==> flow/design.v <==
module dual_port_ram #(
  parameter DATA_WIDTH = 8,
  parameter ADDR_WIDTH = 6
)(
  input logic clk,
  input logic rst,
  input logic [DATA_WIDTH-1 : 0] data1,
  input logic [ADDR_WIDTH-1 : 0] addr1,
  input logic enable1,
  input logic [DATA_WIDTH-1 : 0] data2,
  input logic [ADDR_WIDTH-1 : 0] addr2,
  input logic enable2,
  output logic [DATA_WIDTH-1 : 0] q1,
  output logic [DATA_WIDTH-1 : 0] q2
);
  logic [DATA_WIDTH-1 : 0] ram[0 : 2**(ADDR_WIDTH)-1];
  always@(posedge clk) begin
    if(rst) begin
      q1 <= 0;
      q2 <= 0;
    end else begin
      if (enable1) begin
        ram[addr1] <= data1;
      end else begin
        q1 <= ram[addr1];
      end 
      if (enable2) begin
        ram[addr2] <= data2;
      end else begin
        q2 <= ram[addr2];
      end 
    end 
  end
endmodule
Appendix: tool output

## Tool chain data of dual_port_ram

Module dual_port_ram before and after one edit of its RTL, step after step.
"unedited" refers to lines of the RTL above, "edited" to lines of the edited file.
"change" is "edited" less "unedited", of the values as shown; "relative change" is that difference over "unedited", in percent.
Operators: Yosys type, input widths -> output width; for muxes data width and select width s.
The mark n/a stands for no value.

- Design top: dual_port_ram
- Clock input: clk
- Standard-cell library: sky130hd
- Timing corner: tt_025C_1v80

## The edit

Unified diff, file above to edited file.
A script made this edit. It changes what the design does and was not meant as an optimisation.

```diff
@@ -16,8 +16,5 @@
   logic [DATA_WIDTH-1 : 0] ram[0 : 2**(ADDR_WIDTH)-1];
   always@(posedge clk) begin
-    if(rst) begin
-      q1 <= 0;
-      q2 <= 0;
-    end else begin
+    begin
       if (enable1) begin
         ram[addr1] <= data1;
```

## After elaboration

Yosys after proc, flatten, opt, wreduce and memory -nomap, before mapping. Enables and synchronous resets that opt folds into registers are not counted as muxes. Memory bits, and registers merged into a memory's read port (data or address), are not among the register bits. Print and check cells are not counted. Equal cells are merged and count once.
Memory sizes are those after Yosys's memory passes, which may raise the word count (mostly to a power of two), join words into wider ones and drop unused or constant bits.

Bit counts:

| element | unedited | edited | change | relative change (%) |
|---|---|---|---|---|
| bits in registers | 0 | 0 | 0 | n/a |
| bits in latches | 0 | 0 | 0 | n/a |
| RAM bits | 512 | 512 | 0 | 0.00 |
| memory bits (read-only) | 0 | 0 | 0 | n/a |
| word width x clocked read ports | 16 | 16 | 0 | 0.00 |
| memory cells | 1 | 1 | 0 | 0.00 |
| input port bits | 32 | 32 | 0 | 0.00 |
| word-level cells | 15 | 9 | -6 | -40.00 |

Memory list:

| element | unedited | edited |
|---|---|---|
| words x width with read and write ports | ram 64 x 8 bit 2R2W | ram 64 x 8 bit 2R2W |

Operators by class:

| element | unedited | edited | change | relative change (%) |
|---|---|---|---|---|
| $add $sub $neg | 0 | 0 | 0 | n/a |
| multipliers | 0 | 0 | 0 | n/a |
| divide/modulo/power cells | 0 | 0 | 0 | n/a |
| magnitude comparators | 0 | 0 | 0 | n/a |
| equality and inequality tests | 0 | 0 | 0 | n/a |
| shifts and indexed selects | 0 | 0 | 0 | n/a |
| multiplexer cells | 12 | 6 | -6 | -50.00 |
| bitwise gates (word level) | 0 | 0 | 0 | n/a |
| reduce/logical cells | 2 | 2 | 0 | 0.00 |

Operator list:

| cell | unedited | edited | change | relative change (%) |
|---|---|---|---|---|
| $mux 1 | 4 | 2 | -2 | -50.00 |
| $mux 6 | 4 | 2 | -2 | -50.00 |
| $mux 8 | 4 | 2 | -2 | -50.00 |
| $logic_not 1->1 | 2 | 2 | 0 | 0.00 |

## Longest topological paths

Longest topological path by Yosys (ltp), each cell counted once; first at word level (registers and memories cut), then after technology mapping (sequential cells cut; the memories' decode and read muxes count).

Depth:

| element | unedited | edited | change | relative change (%) |
|---|---|---|---|---|
| depth after elaboration | 2 | 1 | -1 | -50.00 |
| ABC_AREA | 0 | 0 | n/a | n/a |
| gate-level depth with buffers | 10 | 10 | 0 | 0.00 |
| mapped depth without buffers | 6 | 6 | 0 | 0.00 |

## Mapped cells and area

Source: synth_stat.txt of the flow (Yosys; design flattened, memories mapped). It holds for the ABC_AREA given above (unset counts as 0); a run with the other value may have another netlist.

Cells by type:

| cell type | unedited | edited | change | relative change (%) |
|---|---|---|---|---|
| sky130_fd_sc_hd__a22oi_1 | 71 | 160 | +89 | +125.35 |
| sky130_fd_sc_hd__a21oi_1 | 70 | 113 | +43 | +61.43 |
| sky130_fd_sc_hd__a221oi_1 | 130 | 169 | +39 | +30.00 |
| sky130_fd_sc_hd__mux4_2 | 67 | 30 | -37 | -55.22 |
| sky130_fd_sc_hd__mux2i_1 | 93 | 57 | -36 | -38.71 |
| sky130_fd_sc_hd__o21ai_0 | 80 | 112 | +32 | +40.00 |
| sky130_fd_sc_hd__nand2_1 | 94 | 67 | -27 | -28.72 |
| sky130_fd_sc_hd__nor2_1 | 72 | 45 | -27 | -37.50 |
| sky130_fd_sc_hd__edfxtp_1 | 512 | 528 | +16 | +3.12 |
| sky130_fd_sc_hd__nand3_1 | 22 | 6 | -16 | -72.73 |
| sky130_fd_sc_hd__dfxtp_1 | 16 | 0 | -16 | -100.00 |
| sky130_fd_sc_hd__mux2_1 | 26 | 11 | -15 | -57.69 |
| sky130_fd_sc_hd__a221o_1 | 24 | 9 | -15 | -62.50 |
| sky130_fd_sc_hd__o21ai_1 | 4 | 18 | +14 | +350.00 |
| sky130_fd_sc_hd__nand4_1 | 0 | 14 | +14 | n/a |
| sky130_fd_sc_hd__mux2_2 | 561 | 549 | -12 | -2.14 |
| sky130_fd_sc_hd__buf_6 | 13 | 25 | +12 | +92.31 |
| sky130_fd_sc_hd__a221oi_2 | 1 | 13 | +12 | +1200.00 |

Not every row of either side is listed.

Mapped netlist:

| element | unedited | edited | change | relative change (%) |
|---|---|---|---|---|
| standard cells after synthesis | 2444 | 2460 | +16 | +0.65 |
| synthesis area (µm²) | 31844.3 | 31463.9 | -380.4 | -1.19 |
| sequential part of the area (µm²) | 15695.1 | 15855.2 | +160.1 | +1.02 |
| flip-flop cells | 528 | 528 | 0 | 0.00 |
| buffer cells | 281 | 294 | +13 | +4.63 |

## Timing after synthesis

Source: OpenSTA report_checks on the synthesized netlist (no wires, ideal clock, input and output delay 20% of the period each), path of least setup slack; recovery checks are left aside. Register names are those of the netlist, which keeps one name where synthesis merged equal registers.

Timing path post-synthesis:

| element | unedited | edited | change | relative change (%) |
|---|---|---|---|---|
| path kind | input port to flip-flop | input port to flip-flop | n/a | n/a |
| start point | input port enable1 | input port addr1[2] | n/a | n/a |
| end point | memory ram[3][0] | memory ram[16][0] | n/a | n/a |
| clock period (ns) | 10.0 | 10.0 | 0.0 | 0.00 |
| arrival (ns) | 3.723 | 3.840 | +0.117 | +3.14 |
| required time (ns) | 9.612 | 9.616 | +0.004 | +0.04 |
| slack (ns) | 5.889 | 5.776 | -0.113 | n/a |
| path delay (ns) | 2.111 | 2.224 | +0.113 | +5.35 |
| driving pins on the path | 5 | 8 | +3 | +60.00 |
| path buffers | 1 | 6 | +5 | +500.00 |
| synthesis period reached (ns) | 4.111 | 4.224 | +0.113 | +2.75 |

"path delay" is the arrival time less input delay plus setup time.
"driving pins on the path": output pins that drive a net of the path, with the launching flip-flop's if there is one; two outputs of one cell count as two.
"synthesis period reached" = period - worst setup slack (recovery checks aside). The figure is calculated, with input and output delays left at 20% of the set period.
Between the ends stands the longest chain of elaborated cells between them, by number of cells; it is not shown to be the way that was timed. Of several equally long chains one is given.
Each line given opens the expression or statement behind the cell; cells for indexed reads and writes are added by Yosys, which also makes memories of some case tables.
unedited: The path ends at the enable pin of a flip-flop; only ways to that pin are counted.

Between the ends, post-synthesis, unedited:
- Cell sequence: sky130_fd_sc_hd__buf_2 sky130_fd_sc_hd__clkinv_1 sky130_fd_sc_hd__nor2_1 sky130_fd_sc_hd__nand3_1 sky130_fd_sc_hd__o32ai_1
- Cells in the longest elaborated chain: 2
- Elaborated cells between the ends (all ways): 4
- Source lines of those cells: 2
- Classes of those cells: mux (4)

Ends and longest elaborated chain, post-synthesis, unedited:

| element | line | text |
|---|---|---|
| start: declaration | 9 | `input logic enable1,` |
| $mux 6 | 22 | `if (enable1) begin` |
| $mux 6 | 18 | `if(rst) begin` |
| end: declaration | 16 | `logic [DATA_WIDTH-1 : 0] ram[0 : 2**(ADDR_WIDTH)-1];` |

Between the ends, post-synthesis, edited:
- Cell sequence: sky130_fd_sc_hd__buf_6 sky130_fd_sc_hd__buf_6 sky130_fd_sc_hd__buf_4 sky130_fd_sc_hd__buf_2 sky130_fd_sc_hd__buf_2 sky130_fd_sc_hd__or3_1 sky130_fd_sc_hd__clkbuf_1 sky130_fd_sc_hd__o21ai_0
- Cells in the longest elaborated chain: 1
- Elaborated cells between the ends (all ways): 1
- Source lines of those cells: 1
- Classes of those cells: mux (1)

Ends and longest elaborated chain, post-synthesis, edited:

| element | line | text |
|---|---|---|
| start: declaration | 8 | `input logic [ADDR_WIDTH-1 : 0] addr1,` |
| $mux 6 | 19 | `if (enable1) begin` |
| end: declaration | 16 | `logic [DATA_WIDTH-1 : 0] ram[0 : 2**(ADDR_WIDTH)-1];` |

## Worst path after layout

From the final timing report of the runs of pair 1: the path of least setup slack in the routed layout; clock arrival at registers is part of the times.

Timing path post-layout:

| element | unedited | edited | change | relative change (%) |
|---|---|---|---|---|
| path kind | input port to flip-flop | input port to flip-flop | n/a | n/a |
| start point | input port addr1[0] | input port addr1[0] | n/a | n/a |
| end point | register q1[5] | register q1[0] | n/a | n/a |
| clock period (ns) | 5.44 | 5.44 | 0.00 | 0.00 |
| arrival (ns) | 4.39 | 4.74 | +0.35 | +7.97 |
| required time (ns) | 5.91 | 5.80 | -0.11 | -1.86 |
| slack (ns) | 1.52 | 1.06 | -0.46 | n/a |
| driving pins on the path | 8 | 7 | -1 | -12.50 |
| path buffers | 2 | 1 | -1 | -50.00 |

Between the ends, post-layout, unedited:
- Cell sequence: sky130_fd_sc_hd__buf_4 sky130_fd_sc_hd__buf_4 sky130_fd_sc_hd__inv_2 sky130_fd_sc_hd__a221o_1 sky130_fd_sc_hd__a221oi_1 sky130_fd_sc_hd__a31oi_1 sky130_fd_sc_hd__a2111oi_0 sky130_fd_sc_hd__a41oi_1

Ends and longest elaborated chain, post-layout, unedited:

| element | line | text |
|---|---|---|
| start: declaration | 8 | `input logic [ADDR_WIDTH-1 : 0] addr1,` |
| end: declaration | 13 | `output logic [DATA_WIDTH-1 : 0] q1,` |

unedited: No chain of elaborated cells between the ends is given.

Between the ends, post-layout, edited:
- Cell sequence: sky130_fd_sc_hd__buf_4 sky130_fd_sc_hd__nor2_4 sky130_fd_sc_hd__a221oi_1 sky130_fd_sc_hd__a21oi_1 sky130_fd_sc_hd__o21ai_0 sky130_fd_sc_hd__nand4_1 sky130_fd_sc_hd__or3_1

Ends and longest elaborated chain, post-layout, edited:

| element | line | text |
|---|---|---|
| start: declaration | 8 | `input logic [ADDR_WIDTH-1 : 0] addr1,` |
| end: declaration | 13 | `output logic [DATA_WIDTH-1 : 0] q1,` |

edited: No chain of elaborated cells between the ends is given.

## Layout results

Runs of the flow (Yosys, OpenROAD) on both versions; the two runs of a pair have the same settings. The constraints put input and output delay at 20% of the set period each and load the outputs with 0.01 pF.

Flow settings, pair 1:
- CORE_UTILIZATION: 30
- period_ns: 5.44
- CAP_MARGIN: 20
- CORE_MARGIN: 2
- SLEW_MARGIN: 20

Measured results, pair 1:

| element | unedited | edited | change | relative change (%) |
|---|---|---|---|---|
| synthesis area (µm²) | 31844.3 | 31463.9 | -380.4 | -1.19 |
| die size (µm²) | 108771.0 | 107486.0 | -1285.0 | -1.18 |
| standard-cell area after layout (µm²) | 35959.5 | 35373.9 | -585.6 | -1.63 |
| utilization after layout (%) | 34.2 | 34.1 | -0.1 | n/a |
| setup slack of the worst path (ns) | 1.522 | 1.061 | -0.461 | n/a |
| final setup TNS (ns) | 0.000 | 0.000 | 0.000 | n/a |
| final worst hold slack (ns) | 0.626 | 0.780 | +0.154 | n/a |
| total power after layout (mW) | 9.963 | 9.941 | -0.022 | -0.22 |
| clock period reached (ns) | 3.918 | 4.379 | +0.461 | +11.77 |

Flow settings, pair 2:
- ABC_AREA: 1
- CAP_MARGIN: 30
- CELL_PAD_IN_SITES_GLOBAL_PLACEMENT: 1
- CORE_UTILIZATION: 30
- GPL_ROUTABILITY_DRIVEN: 1
- GPL_TIMING_DRIVEN: 0
- HOLD_SLACK_MARGIN: -0.04
- PLACE_DENSITY_LB_ADDON: 0.07
- period_ns: 4.57
- CORE_MARGIN: 2
- SLEW_MARGIN: 20

Measured results, pair 2:

| element | unedited | edited | change | relative change (%) |
|---|---|---|---|---|
| synthesis area (µm²) | 33814.9 | 34061.4 | +246.5 | +0.73 |
| die size (µm²) | 115416.0 | 116250.0 | +834.0 | +0.72 |
| standard-cell area after layout (µm²) | 39924.5 | 39545.4 | -379.1 | -0.95 |
| utilization after layout (%) | 35.6 | 35.2 | -0.4 | n/a |
| setup slack of the worst path (ns) | -0.055 | -0.119 | -0.064 | n/a |
| final setup TNS (ns) | -0.769 | -0.984 | -0.215 | n/a |
| final worst hold slack (ns) | 0.569 | 0.936 | +0.367 | n/a |
| total power after layout (mW) | 13.487 | 13.504 | +0.017 | +0.13 |
| clock period reached (ns) | 4.625 | 4.689 | +0.064 | +1.38 |

"clock period reached" is the run's clock period less its worst setup slack. It is reckoned from that one timing run; input and output delays stay at 20% of the period that was set.
By "total power after layout" is meant OpenSTA's value without simulated activity: inputs other than the clock are taken to toggle once in ten clock periods, and the tool carries that through the logic.
